==> flow/design.v <==
`timescale 1 ns / 1 ns
module FM_demodulator
          (
           clk,
           reset,
           clk_enable,
           inp_I,
           inp_Q,
           out_fm
          );
  input   clk;
  input   reset;
  input   clk_enable;
  input   signed [38:0] inp_I;   
  input   signed [38:0] inp_Q;   
  output  [12:0] out_fm;   
  wire enb;
  reg signed [38:0] Delay1_out1;   
  reg signed [38:0] Delay2_out1;   
  reg signed [38:0] Delay4_out1;   
  wire signed [31:0] Sum4_sub_cast;   
  wire signed [31:0] Sum4_sub_cast_1;   
  wire signed [31:0] Sum4_sub_temp;   
  wire signed [29:0] Sum4_out1;   
  wire signed [68:0] Product_mul_temp;   
  wire signed [32:0] Product_out1;   
  reg signed [38:0] Delay3_out1;   
  wire signed [30:0] Sum3_sub_cast;   
  wire signed [30:0] Sum3_sub_cast_1;   
  wire signed [30:0] Sum3_sub_temp;   
  wire signed [28:0] Sum3_out1;   
  wire signed [67:0] Product2_mul_temp;   
  wire signed [32:0] Product2_out1;   
  wire signed [31:0] Sum5_sub_cast;   
  wire signed [31:0] Sum5_sub_cast_1;   
  wire signed [31:0] Sum5_sub_temp;   
  wire [12:0] OUTPUT_rsvd;   
  reg [12:0] OUTPUT_rsvdreg;
  assign enb = clk_enable;
  always @(posedge clk or posedge reset)
    begin : Delay1_process
      if (reset == 1'b1) begin
        Delay1_out1 <= 39'sh0000000000;
      end
      else begin
        if (enb) begin
          Delay1_out1 <= inp_I;
        end
      end
    end
  always @(posedge clk or posedge reset)
    begin : Delay2_process
      if (reset == 1'b1) begin
        Delay2_out1 <= 39'sh0000000000;
      end
      else begin
        if (enb) begin
          Delay2_out1 <= inp_Q;
        end
      end
    end
  always @(posedge clk or posedge reset)
    begin : Delay4_process
      if (reset == 1'b1) begin
        Delay4_out1 <= 39'sh0000000000;
      end
      else begin
        if (enb) begin
          Delay4_out1 <= Delay2_out1;
        end
      end
    end
  assign Sum4_sub_cast = inp_Q[38:7];
  assign Sum4_sub_cast_1 = Delay4_out1[38:7];
  assign Sum4_sub_temp = Sum4_sub_cast - Sum4_sub_cast_1;
  assign Sum4_out1 = Sum4_sub_temp[29:0];
  assign Product_mul_temp = Delay1_out1 * Sum4_out1;
  assign Product_out1 = Product_mul_temp[66:34];
  always @(posedge clk or posedge reset)
    begin : Delay3_process
      if (reset == 1'b1) begin
        Delay3_out1 <= 39'sh0000000000;
      end
      else begin
        if (enb) begin
          Delay3_out1 <= Delay1_out1;
        end
      end
    end
  assign Sum3_sub_cast = inp_I[38:8];
  assign Sum3_sub_cast_1 = Delay3_out1[38:8];
  assign Sum3_sub_temp = Sum3_sub_cast - Sum3_sub_cast_1;
  assign Sum3_out1 = Sum3_sub_temp[28:0];
  assign Product2_mul_temp = Sum3_out1 * Delay2_out1;
  assign Product2_out1 = Product2_mul_temp[65:33];
  assign Sum5_sub_cast = {Product_out1[32], Product_out1[32:2]};
  assign Sum5_sub_cast_1 = {Product2_out1[32], Product2_out1[32:2]};
  assign Sum5_sub_temp = Sum5_sub_cast - Sum5_sub_cast_1;
  assign OUTPUT_rsvd = Sum5_sub_temp[29:17];
always @(posedge clk)
    begin : OUTPUT_rsvdreg_process    
        if (enb) begin
          OUTPUT_rsvdreg <= OUTPUT_rsvd;
       end
    end
  assign out_fm = OUTPUT_rsvdreg;
endmodule   
Reports on FM_demodulator. The steps from the RTL of FM_demodulator to its reports follow in flow order. Line numbers count from 1 in the design file above. Operators: Yosys type, input widths -> output width; for muxes data width and select width s. Library cell names are shortened. A cell with -- has no value.

Top: FM_demodulator. Clock input: clk. Cell library: sky130hd. Corner: tt_025C_1v80.

Word-level counts. Yosys after proc, flatten, opt, wreduce and memory -nomap, before mapping. Enables and synchronous resets that opt folds into registers are not counted as muxes. Memory bits, and registers merged into a memory's read port (data or address), are not among the register bits. Print and check cells are not counted. Equal cells are merged and count once.

Add/sub/neg operators: 3. The entry for multiply operators reads 2.

Operators by type and width (number): $mul 39x30->66 (1); $mul 29x39->65 (1); $sub 30x30->30 (2); $sub 29x29->29 (1).

The entry for flip-flop bits (word level) reads 165. For output and inout port bits the number is 13. The figure for cells after elaboration is 10.

Depth. Longest topological path by Yosys (ltp), each cell counted once; first at word level (registers and memories cut), then after technology mapping (sequential cells cut; the memories' decode and read muxes count).

Under depth in word-level cells stands 3. The entry for ABC_AREA reads 0. Depth in mapped cells: 61. For mapped depth without buffers the number is 60.

After synthesis. Source: synth_stat.txt of the flow (Yosys; design flattened, memories mapped). It holds for the ABC_AREA given above (unset counts as 0); a run with the other value may have another netlist. The area totals of this step are shown rounded.

Cell types: fa_1 (number 2317, total area 4.64E+04 um2); inv_1 (number 2538, total area 9.53E+03 um2); nand2_1 (number 1707, total area 6.41E+03 um2); ha_1 (number 452, total area 5.66E+03 um2); dfrtp_1 (number 137, total area 3.43E+03 um2); and2_1 (number 463, total area 2.9E+03 um2); clkbuf_1 (number 473, total area 1.78E+03 um2); xnor2_1 (number 116, total area 1.02E+03 um2); mux2_2 (number 82, total area 923.386 um2); nor2b_1 (number 103, total area 644.368 um2); o21ai_0 (number 117, total area 585.562 um2); a21oi_1 (number 116, total area 580.557 um2); nand2b_1 (number 90, total area 563.04 um2); nor2_1 (number 124, total area 465.446 um2); a21o_1 (number 59, total area 442.925 um2); edfxtp_1 (number 13, total area 390.374 um2); xor2_1 (number 42, total area 367.853 um2); o21a_1 (number 29, total area 217.709 um2).

Not listed: further types 47, cells in them 278.

The figure for cell count is 9256. For synthesis area the number is 0.08417 mm2. Area of sequential cells: 0.003819 mm2. Flip-flops: 150. Buffer cells: 495.

Path before layout. Source: OpenSTA report_checks on the synthesized netlist (no wires, ideal clock, input and output delay 20% of the period each), path of least setup slack; recovery checks are left aside. Register names are those of the netlist, which keeps one name where synthesis merged equal registers.

Kind: input port to flip-flop. Start point: in inp_Q[7]. End point: reg OUTPUT_rsvdreg[12]. Period: 25.0 ns. The entry for input delay reads 5.000 ns. The entry for library setup time reads 0.268 ns. The entry for data arrival time reads 17.459 ns. Under slack stands 7.274 ns. For path delay the number is 12.727 ns. Under stages stands 57. Buffers on the path: 2. For synthesis period reached the number is 17.726 ns.

"path delay" = arrival - input delay + setup time. "stages": output pins that drive a net of the path, with the launching flip-flop's if there is one; two outputs of one cell count as two. "synthesis period reached" = period - worst setup slack (recovery checks aside). The figure is calculated, with input and output delays left at 20% of the set period. Between the ends stands the longest chain of elaborated cells between them, by number of cells; it is not shown to be the way that was timed. Of several equally long chains one is given. A line is the first line of the expression or statement that the cell stems from. Yosys adds cells for indexed reads and writes and turns some case tables into memories.

Cells stage by stage: inv_1 > ha_1 > fa_1 > nor2b_1 > o31ai_1 > a2111oi_0 > o311ai_0 > a21boi_0 > o21a_1 > o21a_1 > o21ai_0 > nand2b_1 > nand2_1 > o221ai_1 > xor2_1 > clkbuf_1 > clkbuf_1 > nand2_1 > (+21 left out) > o21ai_0 > nor2_1 > o21a_1 > xnor2_1 > ha_1 > a21o_1 > a21o_1 > o21ai_0 > nor2b_1 > o21a_1 > nor4_1 > a221oi_1 > o21ai_2 > a221o_1 > a21oi_2 > xnor3_1 > xor3_1 > xnor3_1. The figure for cells in the longest elaborated chain is 3.

RTL lines, path after synthesis: start: declaration (RTL line 15) `input   signed [38:0] inp_Q;`; $sub 30x30->30 (RTL line 75) `assign Sum4_sub_temp = Sum4_sub_cast - Sum4_sub_cast_1;`; $mul 39x30->66 (RTL line 77); $sub 30x30->30 (RTL line 98) `assign Sum5_sub_temp = Sum5_sub_cast - Sum5_sub_cast_1;`; end: assignment (RTL line 103) `OUTPUT_rsvdreg <= OUTPUT_rsvd;`; end: declaration (RTL line 38) `reg [12:0] OUTPUT_rsvdreg;`.

Timing after layout. Path of least setup slack in the final report of job 1 (OpenROAD, finished layout, wires in). Where an end is a register, its clock arrival counts in the times.

Kind: input port to flip-flop. Start point: in inp_I[17]. End point: reg OUTPUT_rsvdreg[12]. Period: 13.7 ns. The entry for input delay reads 2.74 ns. The entry for library setup time reads 0.26 ns. The entry for data arrival time reads 15.20 ns. Under slack stands -1.20 ns. Under stages stands 56. Buffers on the path: 13.

Between the ends stands the longest chain of elaborated cells between them, by number of cells; it is not shown to be the way that was timed. Of several equally long chains one is given.

Cells stage by stage: clkdlybuf4s50_1 > buf_6 > ha_4 > buf_4 > a211o_1 > a21oi_2 > o21ai_2 > o21bai_1 > buf_4 > buf_4 > nor2_1 > nor3_2 > xnor2_2 > buf_12 > buf_4 > buf_6 > nand2_1 > fa_1 > (+20 left out) > buf_4 > xnor2_2 > buf_6 > ha_4 > a21o_1 > a21o_1 > a21o_1 > a21oi_2 > nor2b_1 > o21ai_1 > nand2b_1 > a221oi_2 > o21ai_2 > a221o_1 > a21oi_2 > xnor3_1 > xor3_1 > xnor3_1. The figure for cells in the longest elaborated chain is 3.

RTL lines, path post-layout: start: declaration (RTL line 14) `input   signed [38:0] inp_I;`; $sub 29x29->29 (RTL line 92) `assign Sum3_sub_temp = Sum3_sub_cast - Sum3_sub_cast_1;`; $mul 29x39->65 (RTL line 94); $sub 30x30->30 (RTL line 98) `assign Sum5_sub_temp = Sum5_sub_cast - Sum5_sub_cast_1;`; end: assignment (RTL line 103) `OUTPUT_rsvdreg <= OUTPUT_rsvd;`; end: declaration (RTL line 38) `reg [12:0] OUTPUT_rsvdreg;`.

==> results <==
Settings and measured results of 4 stored flow runs for module FM_demodulator (sky130hd), not sorted in any way. The constraints put input and output delay at 20% of the set period each and load the outputs with 0.01 pF. "period reached" is the run's clock period less its worst setup slack. It is reckoned from that one timing run; input and output delays stay at 20% of the period that was set. "worst setup path time" means the part of the period allowed to the worst setup path (the constraints hold back 20% at inputs and 20% at outputs) less its slack; where the path has registers, the arrival times of their clocks count too. Results are given in rounded form.

Files of job 1:
==> flow/run.sh <==
#!/bin/bash
# the make line also repeats the synthesis and layout settings of config.mk as NAME=value (left out here)
make -C /OpenROAD-flow-scripts/flow DESIGN_CONFIG=/design/flow/config.mk WORK_HOME=/design/flow/orfs CLKGATE_MAP_FILE= finish
==> flow/config.mk <==
export PLATFORM = sky130hd
export DESIGN_NAME = FM_demodulator
export DESIGN_NICKNAME = FM_demodulator
export VERILOG_FILES = /design/flow/design.v
export SDC_FILE = /design/flow/constraint.sdc
export NUM_CORES = 4
export LEC_CHECK = 0
export CAP_MARGIN = 20
export CORE_MARGIN = 2
export CORE_UTILIZATION = 32
export CTS_CLUSTER_SIZE = 76
export MAX_ROUTING_LAYER = met5
export MIN_ROUTING_LAYER = met2
export PLACE_DENSITY_LB_ADDON = 0.22
export SETUP_SLACK_MARGIN = 2.63
export SLEW_MARGIN = 20
==> flow/constraint.sdc <==
create_clock -name core_clock -period 13.7 [get_ports {clk}]
set_input_delay 2.7400 -clock core_clock [delete_from_list [all_inputs] [get_ports {clk}]]
set_output_delay 2.7400 -clock core_clock [all_outputs]
set_load 0.01 [all_outputs]

Results of job 1. The chip area after synthesis (Yosys) is 0.08417 mm2. The overall die area comes to 0.2671 mm2. For the std-cell area (final layout) the run shows 0.09897 mm2. The post-route utilization stands at 37.8 %. The measured setup slack of the worst path is -1.200 ns. The measured post-route setup TNS is -7.652 ns. The measured post-route worst hold slack is 0.527 ns. The measured period reached is 14.900 ns. The worst setup path time stands at 12.16 ns. Critical path kind: input port to flip-flop.

Files of job 2:
==> flow/run.sh <==
#!/bin/bash
# the make line also repeats the synthesis and layout settings of config.mk as NAME=value (left out here)
make -C /OpenROAD-flow-scripts/flow DESIGN_CONFIG=/design/flow/config.mk WORK_HOME=/design/flow/orfs CLKGATE_MAP_FILE= finish
==> flow/config.mk <==
export PLATFORM = sky130hd
export DESIGN_NAME = FM_demodulator
export DESIGN_NICKNAME = FM_demodulator
export VERILOG_FILES = /design/flow/design.v
export SDC_FILE = /design/flow/constraint.sdc
export NUM_CORES = 4
export LEC_CHECK = 0
export CAP_MARGIN = 30
export CELL_PAD_IN_SITES_GLOBAL_PLACEMENT = 3
export CORE_ASPECT_RATIO = 0.56
export CORE_MARGIN = 2
export CORE_UTILIZATION = 59
export CTS_CLUSTER_SIZE = 68
export MAX_ROUTING_LAYER = met5
export PLACE_DENSITY = 0.81
export SETUP_SLACK_MARGIN = 0.54
export SLEW_MARGIN = 15
export TNS_END_PERCENT = 45
==> flow/constraint.sdc <==
create_clock -name core_clock -period 36.2 [get_ports {clk}]
set_input_delay 7.2400 -clock core_clock [delete_from_list [all_inputs] [get_ports {clk}]]
set_output_delay 7.2400 -clock core_clock [all_outputs]
set_load 0.01 [all_outputs]

Outcome of job 2: incomplete, placement halted on GPL-0301.

Files of job 3:
==> flow/run.sh <==
#!/bin/bash
# the make line also repeats the synthesis and layout settings of config.mk as NAME=value (left out here)
make -C /OpenROAD-flow-scripts/flow DESIGN_CONFIG=/design/flow/config.mk WORK_HOME=/design/flow/orfs CLKGATE_MAP_FILE= finish
==> flow/config.mk <==
export PLATFORM = sky130hd
export DESIGN_NAME = FM_demodulator
export DESIGN_NICKNAME = FM_demodulator
export VERILOG_FILES = /design/flow/design.v
export SDC_FILE = /design/flow/constraint.sdc
export NUM_CORES = 4
export LEC_CHECK = 0
export CAP_MARGIN = 20
export CORE_MARGIN = 3
export CORE_UTILIZATION = 40
export SETUP_SLACK_MARGIN = -1.69
export SLEW_MARGIN = 20
==> flow/constraint.sdc <==
create_clock -name core_clock -period 25.0 [get_ports {clk}]
set_input_delay 5.0000 -clock core_clock [delete_from_list [all_inputs] [get_ports {clk}]]
set_output_delay 5.0000 -clock core_clock [all_outputs]
set_load 0.01 [all_outputs]

Results of job 3. The chip area after synthesis (Yosys) is 0.08417 mm2. The overall die area comes to 0.216 mm2. For the std-cell area (final layout) the run shows 0.08894 mm2. The post-route utilization stands at 42.7 %. The measured setup slack of the worst path is 4.455 ns. The measured post-route setup TNS is 0.000 ns. The measured post-route worst hold slack is 0.503 ns. The measured period reached is 20.545 ns. The worst setup path time stands at 15.55 ns. Critical path kind: input port to flip-flop.

Files of job 4:
==> flow/run.sh <==
#!/bin/bash
# the make line also repeats the synthesis and layout settings of config.mk as NAME=value (left out here)
make -C /OpenROAD-flow-scripts/flow DESIGN_CONFIG=/design/flow/config.mk WORK_HOME=/design/flow/orfs CLKGATE_MAP_FILE= finish
==> flow/config.mk <==
export PLATFORM = sky130hd
export DESIGN_NAME = FM_demodulator
export DESIGN_NICKNAME = FM_demodulator
export VERILOG_FILES = /design/flow/design.v
export SDC_FILE = /design/flow/constraint.sdc
export NUM_CORES = 4
export LEC_CHECK = 0
export ABC_AREA = 1
export CAP_MARGIN = 20
export CELL_PAD_IN_SITES_DETAIL_PLACEMENT = 0
export CELL_PAD_IN_SITES_GLOBAL_PLACEMENT = 3
export CORE_ASPECT_RATIO = 0.74
export CORE_MARGIN = 5
export CORE_UTILIZATION = 46
export CTS_CLUSTER_DIAMETER = 151
export CTS_CLUSTER_SIZE = 48
export GPL_TIMING_DRIVEN = 1
export MAX_ROUTING_LAYER = met4
export MIN_ROUTING_LAYER = met2
export PLACE_DENSITY_LB_ADDON = 0.19
export SETUP_SLACK_MARGIN = 3.73
export SLEW_MARGIN = 10
export TNS_END_PERCENT = 80
==> flow/constraint.sdc <==
create_clock -name core_clock -period 12.9 [get_ports {clk}]
set_input_delay 2.5800 -clock core_clock [delete_from_list [all_inputs] [get_ports {clk}]]
set_output_delay 2.5800 -clock core_clock [all_outputs]
set_load 0.01 [all_outputs]

Outcome of job 4: incomplete, routing halted on GRT-0116.
